==> flow/design.v <==
module flipflop(clk,en,rst,i_xdirpal,i_ydirpal,i_xnav,i_ynav,i_xpal,i_ypal,i_bri1,i_bri2,i_bri3, i_bri4,i_bri5,i_bri6,i_bri7, i_bri8,
				i_bri9, i_bri10,o_bri1,o_bri2,o_bri3, o_bri4,o_bri5,o_bri6,o_bri7, o_bri8, o_bri9, o_bri10,
				i_life, o_life, i_brick, o_brick, i_red1, i_red2, i_red3, i_red4, i_blue5, i_blue6, i_blue7, o_red1,o_red2,o_red3,o_red4,
				o_blue5, o_blue6, o_blue7,o_xdirpal,o_ydirpal,o_xnav,o_ynav,o_xpal,o_ypal
);
input clk,en,rst;
input i_xdirpal, i_ydirpal;
input [9:0] i_xnav,i_ynav,i_xpal,i_ypal;
input i_bri1,i_bri2,i_bri3, i_bri4,i_bri5,i_bri6,i_bri7, i_bri8,i_bri9,i_bri10 ;
output reg [9:0] o_xnav,o_ynav,o_xpal,o_ypal;
output reg  o_xdirpal,o_ydirpal;
output reg o_bri1,o_bri2,o_bri3, o_bri4,o_bri5,o_bri6,o_bri7, o_bri8, o_bri9, o_bri10; 
output reg [1:0] o_life;
output reg [3:0] o_brick;
input [1:0]  i_life;
input [3:0]  i_brick;
input [1:0] i_red1, i_red2, i_red3, i_red4;
input[1:0] i_blue5, i_blue6, i_blue7;
output reg [1:0]  o_red1,o_red2,o_red3,o_red4;
output reg [1:0]   o_blue5, o_blue6, o_blue7;
parameter IX_NAV = 10'd 320;	 
parameter IY_NAV = 10'd 470;
parameter IX_PAL = 10'd 320;	 
parameter IY_PAL = 10'd 450;
parameter VITE = 2'd 3;
parameter BLOCCHI = 4'd 10;
parameter RED = 2'd 3;
parameter BLUE = 2'd 2;
always@(posedge clk)
	if(rst) begin							 
				o_bri1<=1'b1;
				o_bri2<=1'b1;
				o_bri3<=1'b1;
				o_bri4<=1'b1;
				o_bri5<=1'b1;
				o_bri6<=1'b1;
				o_bri7<=1'b1;
				o_bri8<=1'b1;
				o_bri9<=1'b1;
				o_bri10<=1'b1;
				o_xdirpal<=1'b0;
				o_xnav<=IX_NAV;
				o_xpal<=IX_PAL;
				o_ydirpal<=1'b0;
				o_ynav<=IY_NAV;
				o_ypal<=IY_PAL;				
				o_life<=VITE;
				o_brick<=BLOCCHI;
				o_blue5<=BLUE;
				o_blue6<=BLUE;
				o_blue7<=BLUE;
				o_red1<=RED;
				o_red2<=RED;
				o_red3<=RED;
				o_red4<=RED;
			end
	else if(en) begin							 
				o_bri1<=i_bri1;
				o_bri2<=i_bri2;
				o_bri3<=i_bri3;
				o_bri4<=i_bri4;
				o_bri5<=i_bri5;
				o_bri6<=i_bri6;
				o_bri7<=i_bri7;
				o_bri8<=i_bri8;
				o_bri9<=i_bri9;
				o_bri10<=i_bri10;
				o_xdirpal<=i_xdirpal;
				o_xnav<=i_xnav;
				o_xpal<=i_xpal;
				o_ydirpal<=i_ydirpal;
				o_ynav<=i_ynav;
				o_ypal<=i_ypal;
				o_life<=i_life;
				o_brick<=i_brick;
				o_blue5<=i_blue5;
				o_blue6<=i_blue6;
				o_blue7<=i_blue7;
				o_red1<=i_red1;
				o_red2<=i_red2;
				o_red3<=i_red3;
				o_red4<=i_red4;
			end
endmodule
module gioco(
	i_ani_stb,														 
	i_clk,															 
	i_rst,															 
	i_animate,														 
	i_dx, 															 
	i_sx,																 
	i_start,															 
	o_x1_pal, o_x2_pal,											 
	o_y1_pal, o_y2_pal,
	o_x1_nav, o_x2_nav,											 
	o_y1_nav, o_y2_nav,
	bri1,bri2,bri3,bri4,bri5,bri6,bri7,bri8,bri9,bri10, 
	ok, ko,															 
	ff_life															 
);
input i_ani_stb, i_clk, i_rst, i_animate, i_dx, i_sx, i_start;
output [9:0] o_x1_pal, o_x2_pal, o_y1_pal, o_y2_pal, o_x1_nav, o_x2_nav, o_y1_nav, o_y2_nav;
output reg bri1,bri2,bri3,bri4,bri5,bri6,bri7,bri8,bri9,bri10;
output reg ok,ko;												
output [1:0] ff_life;
wire ff_bri1, ff_bri2, ff_bri3, ff_bri4,ff_bri5, ff_bri6, ff_bri7, ff_bri8,ff_bri9, ff_bri10;
wire [9:0] ff_x_nav,ff_y_nav,ff_x_pal,ff_y_pal;	
wire ff_x_dirpal,ff_y_dirpal;							
wire [3:0] ff_brick;
wire [1:0] ff_red1,ff_red2,ff_red3,ff_red4;
wire [1:0] ff_blue5,ff_blue6,ff_blue7;
parameter H_SIZE_BRI = 10'd 32;					 
parameter L_SIZE_BRI = 10'd 10; 					 
parameter H_SIZE_NAV = 10'd 32; 					 
parameter L_SIZE_NAV = 10'd 3;  					 
parameter IX_NAV = 10'd 320;						 
parameter IY_NAV = 10'd 470;						 
parameter D_WIDTH = 10'd 640; 				 	 
parameter D_HEIGHT = 10'd 480;					 
parameter H_SIZE_PAL = 10'd 2;					 
parameter IX_PAL = 10'd 320;						 
parameter IY_PAL = 10'd 460;						 
parameter VITE = 2'd 3;								 
parameter BLOCCHI = 4'd 10;						 
parameter ROSSO = 2'd 3;							 
parameter BLU = 2'd 2;								 
parameter wait1=4'b 0000;							 
parameter s0=4'b 0001;
parameter val=4'b 0010;
parameter win=4'b 0100;
parameter go=4'b 1000;
reg [3:0] snext,sreg;								
reg[9:0] x_nav;										 
reg[9:0] y_nav;										 
reg[9:0] x_pal;										 
reg[9:0] y_pal;										 
reg x_dir_pal;											 
reg y_dir_pal;											 
reg [1:0] life;										
reg [3:0] brick;
reg [1:0] red1,red2,red3,red4;
reg [1:0] blue5,blue6,blue7;
assign o_x1_nav = x_nav - H_SIZE_NAV;   
assign o_x2_nav = x_nav + H_SIZE_NAV;   
assign o_y1_nav = y_nav -L_SIZE_NAV; 	 
assign o_y2_nav = y_nav + L_SIZE_NAV;   
assign o_x1_pal = x_pal - H_SIZE_PAL;	 
assign o_x2_pal = x_pal + H_SIZE_PAL;	 
assign o_y1_pal = y_pal -H_SIZE_PAL;	 
assign o_y2_pal = y_pal + H_SIZE_PAL;	 
flipflop ff(									 
	.clk(i_clk),						
	.en(i_ani_stb),
	.rst(i_rst),
	.i_xdirpal(x_dir_pal),			
	.i_ydirpal(y_dir_pal),
	.i_xnav(x_nav),
	.i_ynav(y_nav),
	.i_xpal(x_pal),
	.i_ypal(y_pal),
	.i_bri1(bri1),
	.i_bri2(bri2),
	.i_bri3(bri3),
	.i_bri4(bri4),
	.i_bri5(bri5),
	.i_bri6(bri6),
	.i_bri7(bri7),
	.i_bri8(bri8),
	.i_bri9(bri9),
	.i_bri10(bri10),
	.i_life(life),
	.i_brick(brick),
	.i_red1(red1),
	.i_red2(red2),
	.i_red3(red3),
	.i_red4(red4),
	.i_blue5(blue5),
	.i_blue6(blue6),
	.i_blue7(blue7),
	.o_xdirpal(ff_x_dirpal),		 
	.o_ydirpal(ff_y_dirpal),
	.o_xnav(ff_x_nav),
	.o_ynav(ff_y_nav),
	.o_xpal(ff_x_pal),
	.o_ypal(ff_y_pal),
	.o_bri1(ff_bri1),
	.o_bri2(ff_bri2),
	.o_bri3(ff_bri3),
	.o_bri4(ff_bri4),
	.o_bri5(ff_bri5),
	.o_bri6(ff_bri6),
	.o_bri7(ff_bri7),
	.o_bri8(ff_bri8),
	.o_bri9(ff_bri9),
	.o_bri10(ff_bri10),
	.o_life(ff_life),
	.o_brick(ff_brick),
	.o_red1(ff_red1),
	.o_red2(ff_red2),
	.o_red3(ff_red3),
	.o_red4(ff_red4),
	.o_blue5(ff_blue5),
	.o_blue6(ff_blue6),
	.o_blue7(ff_blue7)
);
always@(posedge i_clk)				 
		if(i_rst)						 
			sreg<=wait1;
		else if(i_ani_stb) sreg<=snext;
always@(*)								 
		case(sreg)
			wait1:if(!i_start) snext=s0;							 
					else snext=wait1;
			s0:   if(i_animate&&i_ani_stb) snext=val; 		 
					else snext=s0;
			val:															 
				 if(!ff_life)
					snext=go;
				 else if(!ff_brick)
					snext=win;
				 else if(!(i_animate&&i_ani_stb))
						snext=s0;
				 else snext = val;
			win: if(!i_start) snext=wait1;						 
				  else snext=win;
			go:  if(!i_start) snext=wait1;						 
				  else snext=go;
			default: snext=wait1;
		endcase
always@(*)								 
	begin
		x_dir_pal=0;					 
		y_dir_pal=0;
		x_nav=IX_NAV;
		y_nav=IY_NAV;
		x_pal=IX_PAL;
		y_pal=IY_PAL;
		bri1=1;
		bri2=1;
		bri3=1;
		bri4=1;
		bri5=1;
		bri6=1;
		bri7=1;
		bri8=1;
		bri9=1;
		bri10=1;
		life=VITE;
		brick=BLOCCHI;
		ok=0;
		ko=0;
		red1=ROSSO;
		red2=ROSSO;
		red3=ROSSO;
		red4=ROSSO;
		blue5=BLU;
		blue6=BLU;
		blue7=BLU;
		case(sreg)
			wait1:				
				begin
					x_dir_pal=0;		
					y_dir_pal=0;
					x_nav=IX_NAV;
					y_nav=IY_NAV;
					x_pal=IX_PAL;
					y_pal=IY_PAL;
				   bri1=1;
					bri2=1;
					bri3=1;
					bri4=1;
					bri5=1;
					bri6=1;
					bri7=1;
					bri8=1;
					bri9=1;
					bri10=1;
					life=VITE;
					brick=BLOCCHI;
					red1=ROSSO;
					red2=ROSSO;
					red3=ROSSO;
					red4=ROSSO;
					blue5=BLU;
					blue6=BLU;
					blue7=BLU;
				end
		val: 
			begin
				x_dir_pal=ff_x_dirpal;						
				y_dir_pal=ff_y_dirpal;
				x_nav=ff_x_nav;
				y_nav=ff_y_nav;
				x_pal=ff_x_pal;
				y_pal=ff_y_pal;
				bri1=ff_bri1;
				bri2=ff_bri2;
				bri3=ff_bri3;
				bri4=ff_bri4;
				bri5=ff_bri5;
				bri6=ff_bri6;
				bri7=ff_bri7;
				bri8=ff_bri8;
				bri9=ff_bri9;
				bri10=ff_bri10;
				life=ff_life;
				brick=ff_brick;
				red1=ff_red1;
				red2=ff_red2;
				red3=ff_red3;
				red4=ff_red4;
				blue5=ff_blue5;
				blue6=ff_blue6;
				blue7=ff_blue7;
				x_pal = (x_dir_pal) ? x_pal + 10'd 2 : x_pal - 10'd 2;  		
				y_pal = (y_dir_pal) ? y_pal + 10'd 2 : y_pal - 10'd 2;
				if (i_sx==1 && i_dx==0)										 
					begin															 
					x_nav =x_nav+10'd 3;										 
						if (x_nav >= (D_WIDTH-H_SIZE_NAV-12'd 1))		 
							x_nav = (D_WIDTH-H_SIZE_NAV-10'd 1);		 
					end
				else if(i_dx==1 && i_sx ==0)								 
					begin
					x_nav = x_nav - 10'd 3;									 
						if (x_nav <= H_SIZE_NAV+12'd 1)					 
							x_nav = H_SIZE_NAV + 10'd 1;					 
					end
						else 
							x_nav=x_nav;										 
				if((y_pal <= 73)&&(y_pal >= 71))
				begin
					if((x_pal >= 140)&&(x_pal <=202)&&bri1)  
						begin
							y_dir_pal =1;  
							red1=red1-2'd 1;
							if(!red1)
								begin
									brick = brick -4'd 1;
									bri1= 1'd 0;
								end
						end
					if((x_pal >= 232)&&(x_pal <=296)&&bri2)  
						begin
							y_dir_pal =1;  
							red2=red2-2'd 1;
							if(!red2)
								begin
									brick = brick -4'd 1;	
									bri2= 1'd 0;
								end
						end
				if((x_pal >=346)&&(x_pal <=410)&&bri3)  
					begin
						y_dir_pal =1;  
						red3=red3-2'd 1;
						if(!red3)
							begin
								brick = brick -4'd 1;
								bri3= 1'd 0;
							end
					end
				if((x_pal >= 440)&&(x_pal <=504)&&bri4)  
					begin
						y_dir_pal =1;  
						red4=red4-2'd 1;
						if(!red4)
							begin
								brick = brick -4'd 1;
								bri4=1'd 0;
							end
					end
			end
	if((y_pal <= 123)&&(y_pal >= 121))
			begin
			if((x_pal >= 184)&&(x_pal <=248)&&bri5)  
					begin
					y_dir_pal =1;  
					blue5=blue5-2'd 1;
					if(!blue5)
					begin
						brick = brick -4'd 1;	
						bri5= 1'd 0;
					end
					end
				if((x_pal >= 288)&&(x_pal <=352)&&bri6)  
					begin
					y_dir_pal =1;  
					blue6=blue6-2'd 1;
					if(!blue6)
						begin	
							brick = brick -4'd 1;	
							bri6=1'd 0;
						end
					end	
				if((x_pal >= 392)&&(x_pal <=456)&&bri7)  
					begin
					y_dir_pal =1;  
					blue7=blue7-2'd 1;
					if(!blue7)
					begin
					brick = brick -4'd 1;	
					bri7= 1'd 0;
					end
					end
			end
		if((y_pal <= 173)&&(y_pal >= 171))
		begin 	if((x_pal >= 232)&&(x_pal <=296)&&bri8)  
					begin
					y_dir_pal =1;  
					bri8= 1'd 0;
				brick = brick -4'd 1;	
					end
				if((x_pal >= 346)&&(x_pal <=410)&&bri9)  
					begin
					y_dir_pal =1;  
					bri9= 1'd 0;
				brick = brick -4'd 1;	
					end
			end
			if((y_pal <= 203)&&(y_pal >= 201)&&bri10)
			begin
			if((x_pal >= 288)&&(x_pal <=352))  
					begin
					y_dir_pal =1;  
					bri10= 1'd 0;	
					brick = brick -4'd 1;
					end		
			end
			if((y_pal<=70)&&(y_pal>=50))
			begin
			if((x_pal<=205)&&(x_pal>=203)&&bri1)
					begin
						x_dir_pal=1;	 
						red1=red1-2'd 1;
						if(!red1)
						begin
						bri1=1'd 0;	
						brick = brick -4'd 1;
						end
					end
			if((x_pal<=205)&&(x_pal>=203)&&bri2)
					begin
						x_dir_pal=1;	 
						red2=red2-2'd 1;
						if(!red2)
						begin
						bri2=1'd 0;
					brick = brick -4'd 1;	
					end
					end
			if((x_pal<=413)&&(x_pal>=411)&&bri3)
						begin
							x_dir_pal=1;	 
						red3=red3-2'd 1;
					if(!red3)	begin	bri3=1'd 0;	
							brick = brick -4'd 1;
						end
						end
			if((x_pal<=507)&&(x_pal>=505)&&bri4)
						begin
							x_dir_pal=1;	 
							red4=red4-2'd 1;
							if(!red4)
							begin
							bri4=1'd 0;	
							brick = brick -4'd 1;
							end
						end
if((x_pal>=135)&&(x_pal<=137)&&bri1)
						begin
							x_dir_pal=0;	 
							red1=red1-2'd 1;
							if(!red1)
							begin
							bri1=1'd 0;	
							brick = brick -4'd 1;
							end
							end
			if((x_pal>=229)&&(x_pal<=231)&&bri2)
						begin
							x_dir_pal=0;	 
							red2=red2-2'd 1;
							if(!red2)
							begin
							bri2=1'd 0;	
							brick = brick -4'd 1;
							end
						end
			if((x_pal>=343)&&(x_pal<=345)&&bri3)
						begin
							x_dir_pal=0;	 
							red3=red3-2'd 1;
							if(!red3)
							begin
							bri3=1'd 0;	
							brick = brick -4'd 1;
							end
						end
			if((x_pal>=437)&&(x_pal<=439)&&bri4)
						begin
							x_dir_pal=0;	 
							red4=red4-2'd 1;
							if(!red4)
							begin
							bri4=1'd 0;	
							brick = brick -4'd 1;
							end
						end
				end
	if((y_pal<=120)&&(y_pal>=100))	
		begin
		if((x_pal<=251)&&(x_pal>=249)&&bri5)
						begin
							x_dir_pal=1;	 
							blue5=blue5-2'd 1;
							if(!blue5)
							begin 
							bri5=1'd 0;	
							brick = brick -4'd 1;
							end
							end
			if((x_pal<=355)&&(x_pal>=353)&&bri6)	 
						begin
							x_dir_pal=1;	 
							blue6=blue6-2'd 1;
							if(!blue6)
							begin
							bri6=1'd 0;	
							brick = brick -4'd 1;
							end
					end
			if((x_pal<=459)&&(x_pal>=457)&&bri7)	 
						begin
							x_dir_pal=1;	 
							blue7=blue7-2'd 1;
							if(!blue7)
							begin
							bri7=1'd 0;	
							brick = brick -4'd 1;
							end
						end
	if((x_pal>=181)&&(x_pal<=183)&&bri5)
						begin
							x_dir_pal=0;	 
							blue5=blue5-2'd 1;
							if(!blue5)
							begin
							bri5=1'd 0;	
							brick = brick -4'd 1;
							end
						end
			if((x_pal>=285)&&(x_pal<=287)&&bri6)
						begin
							x_dir_pal=0;	 
							blue6=blue6-2'd 1;
							if(!blue6)
							begin
							bri6=1'd 0;	
							brick = brick -4'd 1;
							end
						end	
			if((x_pal>=389)&&(x_pal<=391)&&bri7)
						begin
							x_dir_pal=0;	 
							blue7=blue7-2'd 1;
							if(!blue7)
							begin
							bri7=1'd 0;				
							brick = brick -4'd 1;
							end
						end	
	end
			if((y_pal<=170)&&(y_pal>=150))
			begin
			if((x_pal<=299)&&(x_pal>=297)&&bri8)
						begin
							x_dir_pal=1;	 
							bri8=1'd 0;	
							brick = brick -4'd 1;
						end	
			if((x_pal<=349)&&(x_pal>=347)&&bri9)	 
						begin
							x_dir_pal=1;	 
							bri9=1'd 0;	
							brick = brick -4'd 1;
						end
if((x_pal>=229)&&(x_pal<=231)&&bri8)	 
						begin
							x_dir_pal=0;	 
							bri8=1'd 0;	
							brick = brick -4'd 1;
						end
			if((x_pal>=343)&&(x_pal<=345)&&bri9)	 
						begin
							x_dir_pal=0;	 
							bri9=1'd 0;	
							brick = brick -4'd 1;
						end	
	end
					if((y_pal<=220)&&(y_pal>=200)&&bri10)	 
				begin	
				if((x_pal<=355)&&(x_pal>=353))
				begin
							x_dir_pal=1;	 
							bri10=1'd 0;	
							brick = brick -4'd 1;
						end			
			if((x_pal>=285)&&(x_pal<=287)) 
			begin
							x_dir_pal=0;	 
							bri10=1'd 0;
							brick = brick -4'd 1;	
						end	
			end	
			if((y_pal>=47)&&(y_pal<=49))
		begin	
			if((x_pal >= 138)&&(x_pal <=202)&&bri1)  
					begin
						y_dir_pal = 0;  
						red1=red1-2'd 1;
						if(!red1)
						begin
						bri1 = 1'd 0; 
						brick = brick -4'd 1;
						end
						end
				if((x_pal >= 232)&&(x_pal <=296)&&bri2)  
					begin
						y_dir_pal = 0;  
						red2=red2-2'd 1;
						if(!red2)
						begin
						bri2 =  1'd 0; 
						brick = brick -4'd 1;
						end
					end
				if((x_pal >= 346)&&(x_pal <=410)&&bri3)  
					begin
						y_dir_pal = 0;  
						red3=red3-2'd 1;
						if(!red3)
						begin
						bri3 =  1'd 0;
						brick = brick -4'd 1;	
						end
					end
				if((x_pal >= 440)&&(x_pal <=504)&&bri4)  
					begin
						y_dir_pal = 0;  
						red4=red4-2'd 1;
						if(!red4)
						begin
						bri4 =  1'd 0;
						brick = brick -4'd 1;	
						end
					end	
	end	
		if((y_pal>=97)&&(y_pal<=99))
			begin
			if((x_pal >= 184)&&(x_pal <=248)&&bri5)  
					begin
						y_dir_pal = 0;  
						blue5=blue5-2'd 1;
						if(!blue5)
						begin
						bri5 =  1'd 0;
						brick = brick -4'd 1;	
						end
					end	
				if((x_pal >= 288)&&(x_pal <=352)&&bri6)  
					begin
						y_dir_pal = 0;  
						blue6=blue6-2'd 1;
						if(!blue6)
						begin
						bri6 =  1'd 0; 
						brick = brick -4'd 1;
						end
					end	
				if((x_pal >= 392)&&(x_pal <=456)&&bri7)  
					begin
						y_dir_pal = 0;  
						blue7=blue7-2'd 1;
						if(!blue7)
						begin
						bri7 =  1'd 0; 
						brick = brick -4'd 1;
						end
					end
			end
			if((y_pal>=147)&&(y_pal<=149))
		begin 
			if((x_pal >= 232)&&(x_pal <=296)&&bri8)  
					begin
						y_dir_pal = 0;  
						bri8 =  1'd 0;
						brick = brick -4'd 1;	
					end
				if((x_pal >=346)&&(x_pal <=410)&&bri9)  
					begin
						y_dir_pal = 0;  
						bri9 =  1'd 0;
						brick = brick -4'd 1;	
					end	
			end
			if((y_pal>=197)&&(y_pal<=199))
				if((x_pal >= 288)&&(x_pal <=352)&&bri10)  
					begin
						y_dir_pal = 0;  
						bri10 =  1'd 0;
						brick = brick -4'd 1;	
					end
			if(x_pal <= H_SIZE_PAL+1)					 
				x_dir_pal=1;							 
			if(x_pal >= (D_WIDTH-H_SIZE_PAL-1))			 
				x_dir_pal = 0;							 
			if (y_pal <= H_SIZE_PAL + 1)		 
				y_dir_pal = 1;				 
			if (y_pal>=463)								
				if ((x_pal >= x_nav-H_SIZE_NAV)&&(x_pal <= x_nav + H_SIZE_NAV))	 
					y_dir_pal = 0;							 
				else 
					begin								
						life=life-2'b01;
						x_pal = IX_PAL;
						y_pal = IY_PAL;
						x_nav = IX_NAV;
					end
		end
		s0:
			begin
				x_dir_pal=ff_x_dirpal;						 
				y_dir_pal=ff_y_dirpal;
				x_nav=ff_x_nav;
				y_nav=ff_y_nav;
				x_pal=ff_x_pal;
				y_pal=ff_y_pal;
				bri1=ff_bri1;
				bri2=ff_bri2;
				bri3=ff_bri3;
				bri4=ff_bri4;
				bri5=ff_bri5;
				bri6=ff_bri6;
				bri7=ff_bri7;
				bri8=ff_bri8;
				bri9=ff_bri9;
				bri10=ff_bri10;
				life=ff_life;
				brick=ff_brick;
				red1=ff_red1;
				red2=ff_red2;
				red3=ff_red3;
				red4=ff_red4;
				blue5=ff_blue5;
				blue6=ff_blue6;
				blue7=ff_blue7;
			end
		win:begin
					ok=1;
			 end
		go:begin
					ko=1;
			end
	   default:
			begin
				x_dir_pal=0;
				y_dir_pal=0;
				x_nav=IX_NAV;
				y_nav=IY_NAV;
				x_pal=IX_PAL;
				y_pal=IY_PAL;
				bri1=1;
				bri2=1;
				bri3=1;
				bri4=1;
				bri5=1;
				bri6=1;
				bri7=1;
				bri8=1;
				bri9=1;
				bri10=1;
				life=VITE;
				brick=BLOCCHI;
				ok=0;
				ko=0;
				red1=ROSSO;
				red2=ROSSO;
				red3=ROSSO;
				red4=ROSSO;
				blue5=BLU;
				blue6=BLU;
				blue7=BLU;
			end
		endcase
end			
endmodule
## Reports on gioco

Tool output for the design above, in the order of the flow.
Lines are those of the file above, counted from 1.
Cell names lack the library's common part.
The mark n/a stands for no value.

- Top: gioco
- Clock port: i_clk
- Cell library: sky130hd
- Corner: tt_025C_1v80

## After elaboration

Yosys after proc, flatten, opt, wreduce and memory -nomap, before mapping. Memory bits, and registers merged into a memory's read port (data or address), are not among the register bits. Print and check cells are not counted. Equal cells are merged and count once.

- Latch bits: 0
- Bits in registers: 76
- Cells after elaboration: 777
- Memories: 0
- Word width x clocked read ports: 0
- Input bits: 7
- ROM bits: 0
- Bits in writable memories: 0

- Shift operators: 0
- Reductions and logical operators: 112
- Multipliers: 0
- Divide/modulo/power cells: 0
- Add/subtract/negate cells: 85
- Mux-type cells: 468
- Equal/unequal tests: 6
- $lt $le $gt $ge: 77
- Bitwise operators: 3

Operators with widths:

| operator | count |
|---|---|
| 4-bit 2-to-1 mux | 150 |
| 1-bit 2-to-1 mux | 198 |
| 4-bit by 1-bit subtractor with 4-bit output (second input constant) | 40 |
| 2-bit 2-to-1 mux | 80 |
| 10-bit by 8-bit >= comparator with 1-bit output (second input constant) | 15 |
| 10-bit by 9-bit >= comparator with 1-bit output (second input constant) | 15 |
| 10-bit by 9-bit less-or-equal comparator with 1-bit output (second input constant) | 15 |
| 10-bit 2-to-1 mux | 14 |
| 10-bit by 8-bit less-or-equal comparator with 1-bit output (second input constant) | 13 |
| 1-bit logical AND | 78 |
| 10-bit by 2-bit adder with 10-bit output (second input constant) | 6 |
| 10-bit by 2-bit subtractor with 10-bit output (second input constant) | 6 |
| 10-bit parallel mux with 2-bit select | 3 |
| 2-bit by 1-bit subtractor with 2-bit output (second input constant) | 29 |
| 2-bit zero test | 29 |
| 10-bit by 7-bit less-or-equal comparator with 1-bit output (second input constant) | 5 |
| 10-bit by 7-bit >= comparator with 1-bit output (second input constant) | 4 |
| 2-bit parallel mux with 2-bit select | 8 |
| 1-bit parallel mux with 2-bit select | 12 |
| 10-bit >= comparator (second input constant) | 2 |
| 10-bit by 2-bit less-or-equal comparator with 1-bit output (second input constant) | 2 |
| 10-bit by 6-bit adder with 10-bit output (second input constant) | 2 |
| 10-bit by 6-bit subtractor with 10-bit output (second input constant) | 2 |
| 10-bit by 6-bit >= comparator with 1-bit output (second input constant) | 2 |
| 10-bit by 6-bit less-or-equal comparator with 1-bit output (second input constant) | 2 |
| 4-bit parallel mux with 5-bit select | 1 |
| 10-bit >= comparator | 1 |
| 10-bit less-or-equal comparator | 1 |

Other operator kinds: 12; their cells: 16.

## Longest topological paths

Yosys ltp: most cells in a row. Word level: on the elaborated netlist, between registers, memories and ports. Mapped: between sequential cells and ports; inverters and the memories' decode and read muxes count.

- Word-level depth: 191
- ABC_AREA: 0
- Depth in mapped cells: 93

## Synthesis result

Yosys stat after the flow's synthesis: flattened, memories mapped to cells. It holds for the ABC_AREA given above (unset counts as 0); a run with the other value may have another netlist.
Totals and module areas in this step are rounded.

Cells by type:

| cell | count | area in all (µm²) |
|---|---|---|
| dfxtp_1 | 77 | 1.54E+03 |
| ha_1 | 109 | 1.36E+03 |
| xnor2_1 | 104 | 910.874 |
| nand2_1 | 208 | 780.749 |
| nor2_1 | 203 | 761.981 |
| o21ai_0 | 125 | 625.6 |
| xor2_1 | 63 | 551.779 |
| a21oi_1 | 91 | 455.437 |
| nand3_1 | 89 | 445.427 |
| inv_1 | 95 | 356.592 |
| nor3_1 | 64 | 320.307 |
| clkbuf_1 | 81 | 304.042 |
| and3_1 | 40 | 250.24 |
| mux2i_1 | 22 | 220.211 |
| a31oi_1 | 34 | 212.704 |
| nand4_1 | 34 | 212.704 |
| and2_1 | 33 | 206.448 |
| a211oi_1 | 27 | 202.694 |

Other cell types: 89; their cells: 503.

- Cell count: 2002
- Flip-flop cells: 77
- Cell area after synthesis: 13840 µm²
- Sequential area: 1541 µm²

The figures by module come from a second, unflattened synthesis with its own total; it is not the netlist above.

- Cells (unflattened synthesis): 1894
- Area (unflattened synthesis): 13670 µm²

Rows give one instance, submodules left out.

Modules:

| module | times used | cells | area (µm²) | seq. area (µm²) |
|---|---|---|---|---|
| gioco | 1 | 1658 | 11000 | 100.1 |
| flipflop | 1 | 236 | 2665 | 1441 |

## Worst setup path after synthesis

OpenSTA on the mapped netlist: ideal clock, no wires. The path of least setup slack (recovery checks aside). Input and output delay are each 20% of the period. Register names are those of the netlist, which keeps one name where synthesis merged equal registers.

- Kind: reg2reg
- From: register ff.o_xpal[1]
- To: register ff.o_brick[3]
- Setup time: 125 ps
- Clock period: 24000 ps
- Path buffers: 2
- Path delay: 17922 ps
- Stages on the path: 92
- Arrival: 17797 ps
- Path slack: 6078 ps
- Period reached after synthesis: 17922 ps

"path delay" = arrival - input delay + setup time.
"stages on the path": output pins that drive a net of the path, with the launching flip-flop's if there is one; two outputs of one cell count as two.
"period reached after synthesis" is the clock period less the worst setup slack; recovery checks do not enter. This is arithmetic on one report: input and output delays are still those of the set period (20% each).
Between the ends stands the longest chain of elaborated cells between them, by number of cells; it is not shown to be the way that was timed. Of several equally long chains one is given.
A line is the first line of the expression or statement that the cell stems from. Yosys adds cells for indexed reads and writes and turns some case tables into memories.

- Path through: dfxtp_1 > inv_1 > fa_1 > nand2b_1 > a21o_1 > and3_1 > buf_4 > nor2_2 > inv_2 > buf_2 > and4_1 > a22oi_1 > o211a_1 > nor2_1 > ha_1 > o21ai_0 > o21ai_0 > ha_1 > [56 not listed] > o22ai_1 > a31oi_1 > ha_1 > o21bai_1 > a21oi_1 > ha_1 > a21oi_1 > a21oi_1 > xor2_1 > xnor2_1 > o21a_1 > or3_1 > a211oi_2 > nor3_1 > or3_1 > a22o_1 > and3_1 > o41a_1
- Length of the longest elaborated chain: 191

RTL lines, path after synthesis:

| item | line | RTL |
|---|---|---|
| from (decl) | 10 | `output reg [9:0] o_xnav,o_ynav,o_xpal,o_ypal;` |
| from (assign) | 43 | `o_xpal<=IX_PAL;` |
| from (assign) | 70 | `o_xpal<=i_xpal;` |
| 10-bit by 2-bit subtractor with 10-bit output | 315 | `x_pal = (x_dir_pal) ? x_pal + 10'd 2 : x_pal - 10'd 2;` |
| 10-bit 2-to-1 mux | 315 |  |
| 10-bit by 8-bit >= comparator with 1-bit output | 333 | `if((x_pal >= 140)&&(x_pal <=202)&&bri1)` |
| 1-bit logical AND x2 | 333 |  |
| 4-bit 2-to-1 mux | 333 |  |
| 4-bit 2-to-1 mux | 331 | `if((y_pal <= 73)&&(y_pal >= 71))` |
| 4-bit 2-to-1 mux | 259 | `case(sreg)` |
| [176 not listed] | n/a |  |
| 4-bit 2-to-1 mux | 700 | `if((x_pal >=346)&&(x_pal <=410)&&bri9)` |
| 4-bit 2-to-1 mux | 692 | `if((y_pal>=147)&&(y_pal<=149))` |
| 4-bit 2-to-1 mux | 259 |  |
| 4-bit by 1-bit subtractor with 4-bit output | 712 | `brick = brick -4'd 1;` |
| 4-bit 2-to-1 mux | 708 | `if((x_pal >= 288)&&(x_pal <=352)&&bri10)` |
| 4-bit 2-to-1 mux | 707 | `if((y_pal>=197)&&(y_pal<=199))` |
| 4-bit parallel mux with 2-bit select | 259 |  |
| to (assign) | 48 | `o_brick<=BLOCCHI;` |
| to (assign) | 75 | `o_brick<=i_brick;` |
| to (decl) | 14 | `output reg [3:0] o_brick;` |

## Timing after layout

Path of least setup slack in the final report of entry C (OpenROAD, finished layout, wires in). Where an end is a register, its clock arrival counts in the times.
The report prints the path's times to 10 ps; the period is as set.

- Kind: reg2reg
- From: register ff.o_xdirpal
- To: register ff.o_brick[3]
- Path slack: 940 ps
- Arrival: 19790 ps
- Clock period: 20500 ps
- Stages on the path: 91
- Path buffers: 2
- Setup time: 110 ps

Between the ends stands the longest chain of elaborated cells between them, by number of cells; it is not shown to be the way that was timed. Of several equally long chains one is given.

- Path through: dfxtp_4 > clkinvlp_4 > ha_1 > buf_4 > xor2_1 > a21oi_1 > nand2_1 > o221ai_1 > o22a_2 > or3_4 > and4_1 > nor2_2 > ha_1 > o21ai_1 > o21ai_2 > ha_1 > mux2_2 > ha_1 > [55 not listed] > a31oi_1 > ha_1 > o21bai_1 > a21oi_2 > ha_1 > a21oi_1 > a21oi_2 > xor2_2 > xnor2_1 > buf_4 > o21a_1 > or3_1 > a211oi_2 > nor3_1 > or3_1 > a22o_1 > and3_1 > o41a_1
- Length of the longest elaborated chain: 190

RTL lines, path post-layout:

| item | line | RTL |
|---|---|---|
| from (decl) | 11 | `output reg  o_xdirpal,o_ydirpal;` |
| from (assign) | 41 | `o_xdirpal<=1'b0;` |
| from (assign) | 68 | `o_xdirpal<=i_xdirpal;` |
| 10-bit 2-to-1 mux | 315 | `x_pal = (x_dir_pal) ? x_pal + 10'd 2 : x_pal - 10'd 2;` |
| 10-bit by 8-bit >= comparator with 1-bit output | 333 | `if((x_pal >= 140)&&(x_pal <=202)&&bri1)` |
| 1-bit logical AND x2 | 333 |  |
| 4-bit 2-to-1 mux | 333 |  |
| 4-bit 2-to-1 mux | 331 | `if((y_pal <= 73)&&(y_pal >= 71))` |
| 4-bit 2-to-1 mux | 259 | `case(sreg)` |
| 4-bit by 1-bit subtractor with 4-bit output | 349 | `brick = brick -4'd 1;` |
| [175 not listed] | n/a |  |
| 4-bit 2-to-1 mux | 700 | `if((x_pal >=346)&&(x_pal <=410)&&bri9)` |
| 4-bit 2-to-1 mux | 692 | `if((y_pal>=147)&&(y_pal<=149))` |
| 4-bit 2-to-1 mux | 259 |  |
| 4-bit by 1-bit subtractor with 4-bit output | 712 | `brick = brick -4'd 1;` |
| 4-bit 2-to-1 mux | 708 | `if((x_pal >= 288)&&(x_pal <=352)&&bri10)` |
| 4-bit 2-to-1 mux | 707 | `if((y_pal>=197)&&(y_pal<=199))` |
| 4-bit parallel mux with 2-bit select | 259 |  |
| to (assign) | 48 | `o_brick<=BLOCCHI;` |
| to (assign) | 75 | `o_brick<=i_brick;` |
| to (decl) | 14 | `output reg [3:0] o_brick;` |

Ticket comment

Top module gioco; platform sky130hd; tools Yosys and OpenROAD; 4 stored runs in no particular order. Input and output delays are each 20% of the period that was set; the output load is 0.01 pF.
"clock period achieved" = clock period - worst setup slack. The figure is calculated, with input and output delays left at 20% of the set period.
By "worst setup path time" is meant the share of the clock period that the worst setup path is allowed (20% is reserved at inputs, 20% at outputs), minus its slack. Clock arrival times at its registers enter into it.
By "total power after layout" is meant OpenSTA's value without simulated activity: inputs other than the clock are taken to toggle once in ten clock periods, and the tool carries that through the logic.
"worst setup path time" is given in steps of 10 ps.
Values from the reports are rounded here.

### Entry A

Settings: `ABC_AREA=1`, `CELL_PAD_IN_SITES_DETAIL_PLACEMENT=1`, `CELL_PAD_IN_SITES_GLOBAL_PLACEMENT=0`, `CORE_MARGIN=9`, `CORE_UTILIZATION=68`, `CTS_CLUSTER_SIZE=70`, `GPL_ROUTABILITY_DRIVEN=1`, `GPL_TIMING_DRIVEN=0`, `MIN_ROUTING_LAYER=met1`, `period_ns=24.0`, `CAP_MARGIN=20`, `SLEW_MARGIN=20`

No results, placement failed with DPL-0033.

### Entry B

Settings: `CELL_PAD_IN_SITES_DETAIL_PLACEMENT=2`, `CORE_ASPECT_RATIO=0.96`, `CORE_UTILIZATION=63`, `CTS_CLUSTER_DIAMETER=75`, `GPL_ROUTABILITY_DRIVEN=1`, `MAX_ROUTING_LAYER=met5`, `PLACE_DENSITY_LB_ADDON=0.1`, `SETUP_SLACK_MARGIN=0.06`, `TNS_END_PERCENT=60`, `period_ns=25.0`, `CAP_MARGIN=20`, `CORE_MARGIN=2`, `SLEW_MARGIN=20`

No results, placement failed with DPL-0033.

### Entry C

Settings: `CAP_MARGIN=40`, `CELL_PAD_IN_SITES_DETAIL_PLACEMENT=0`, `CORE_UTILIZATION=16`, `CTS_CLUSTER_SIZE=78`, `GPL_TIMING_DRIVEN=0`, `PLACE_DENSITY=0.71`, `TNS_END_PERCENT=80`, `period_ns=20.5`, `CORE_MARGIN=2`, `SLEW_MARGIN=20`

- Full die area: 88870 µm²
- Post-layout utilization: 19.8 %
- Worst setup path time: 19560 ps
- Worst setup path kind: reg2reg
- Clock period achieved: 19556 ps
- Worst setup slack after layout: 944 ps
- Worst hold slack in the final report: 511 ps
- Total negative slack on setup checks: 0 ps
- Total power after layout: 604.3 µW
- Standard-cell area after routing: 16910 µm²
- Cell area after synthesis: 13840 µm²

### Entry D

Settings: `CORE_UTILIZATION=72`, `MIN_ROUTING_LAYER=met2`, `period_ns=24.0`, `CAP_MARGIN=20`, `CORE_MARGIN=2`, `SLEW_MARGIN=20`

No results, routing failed with GRT-0116.
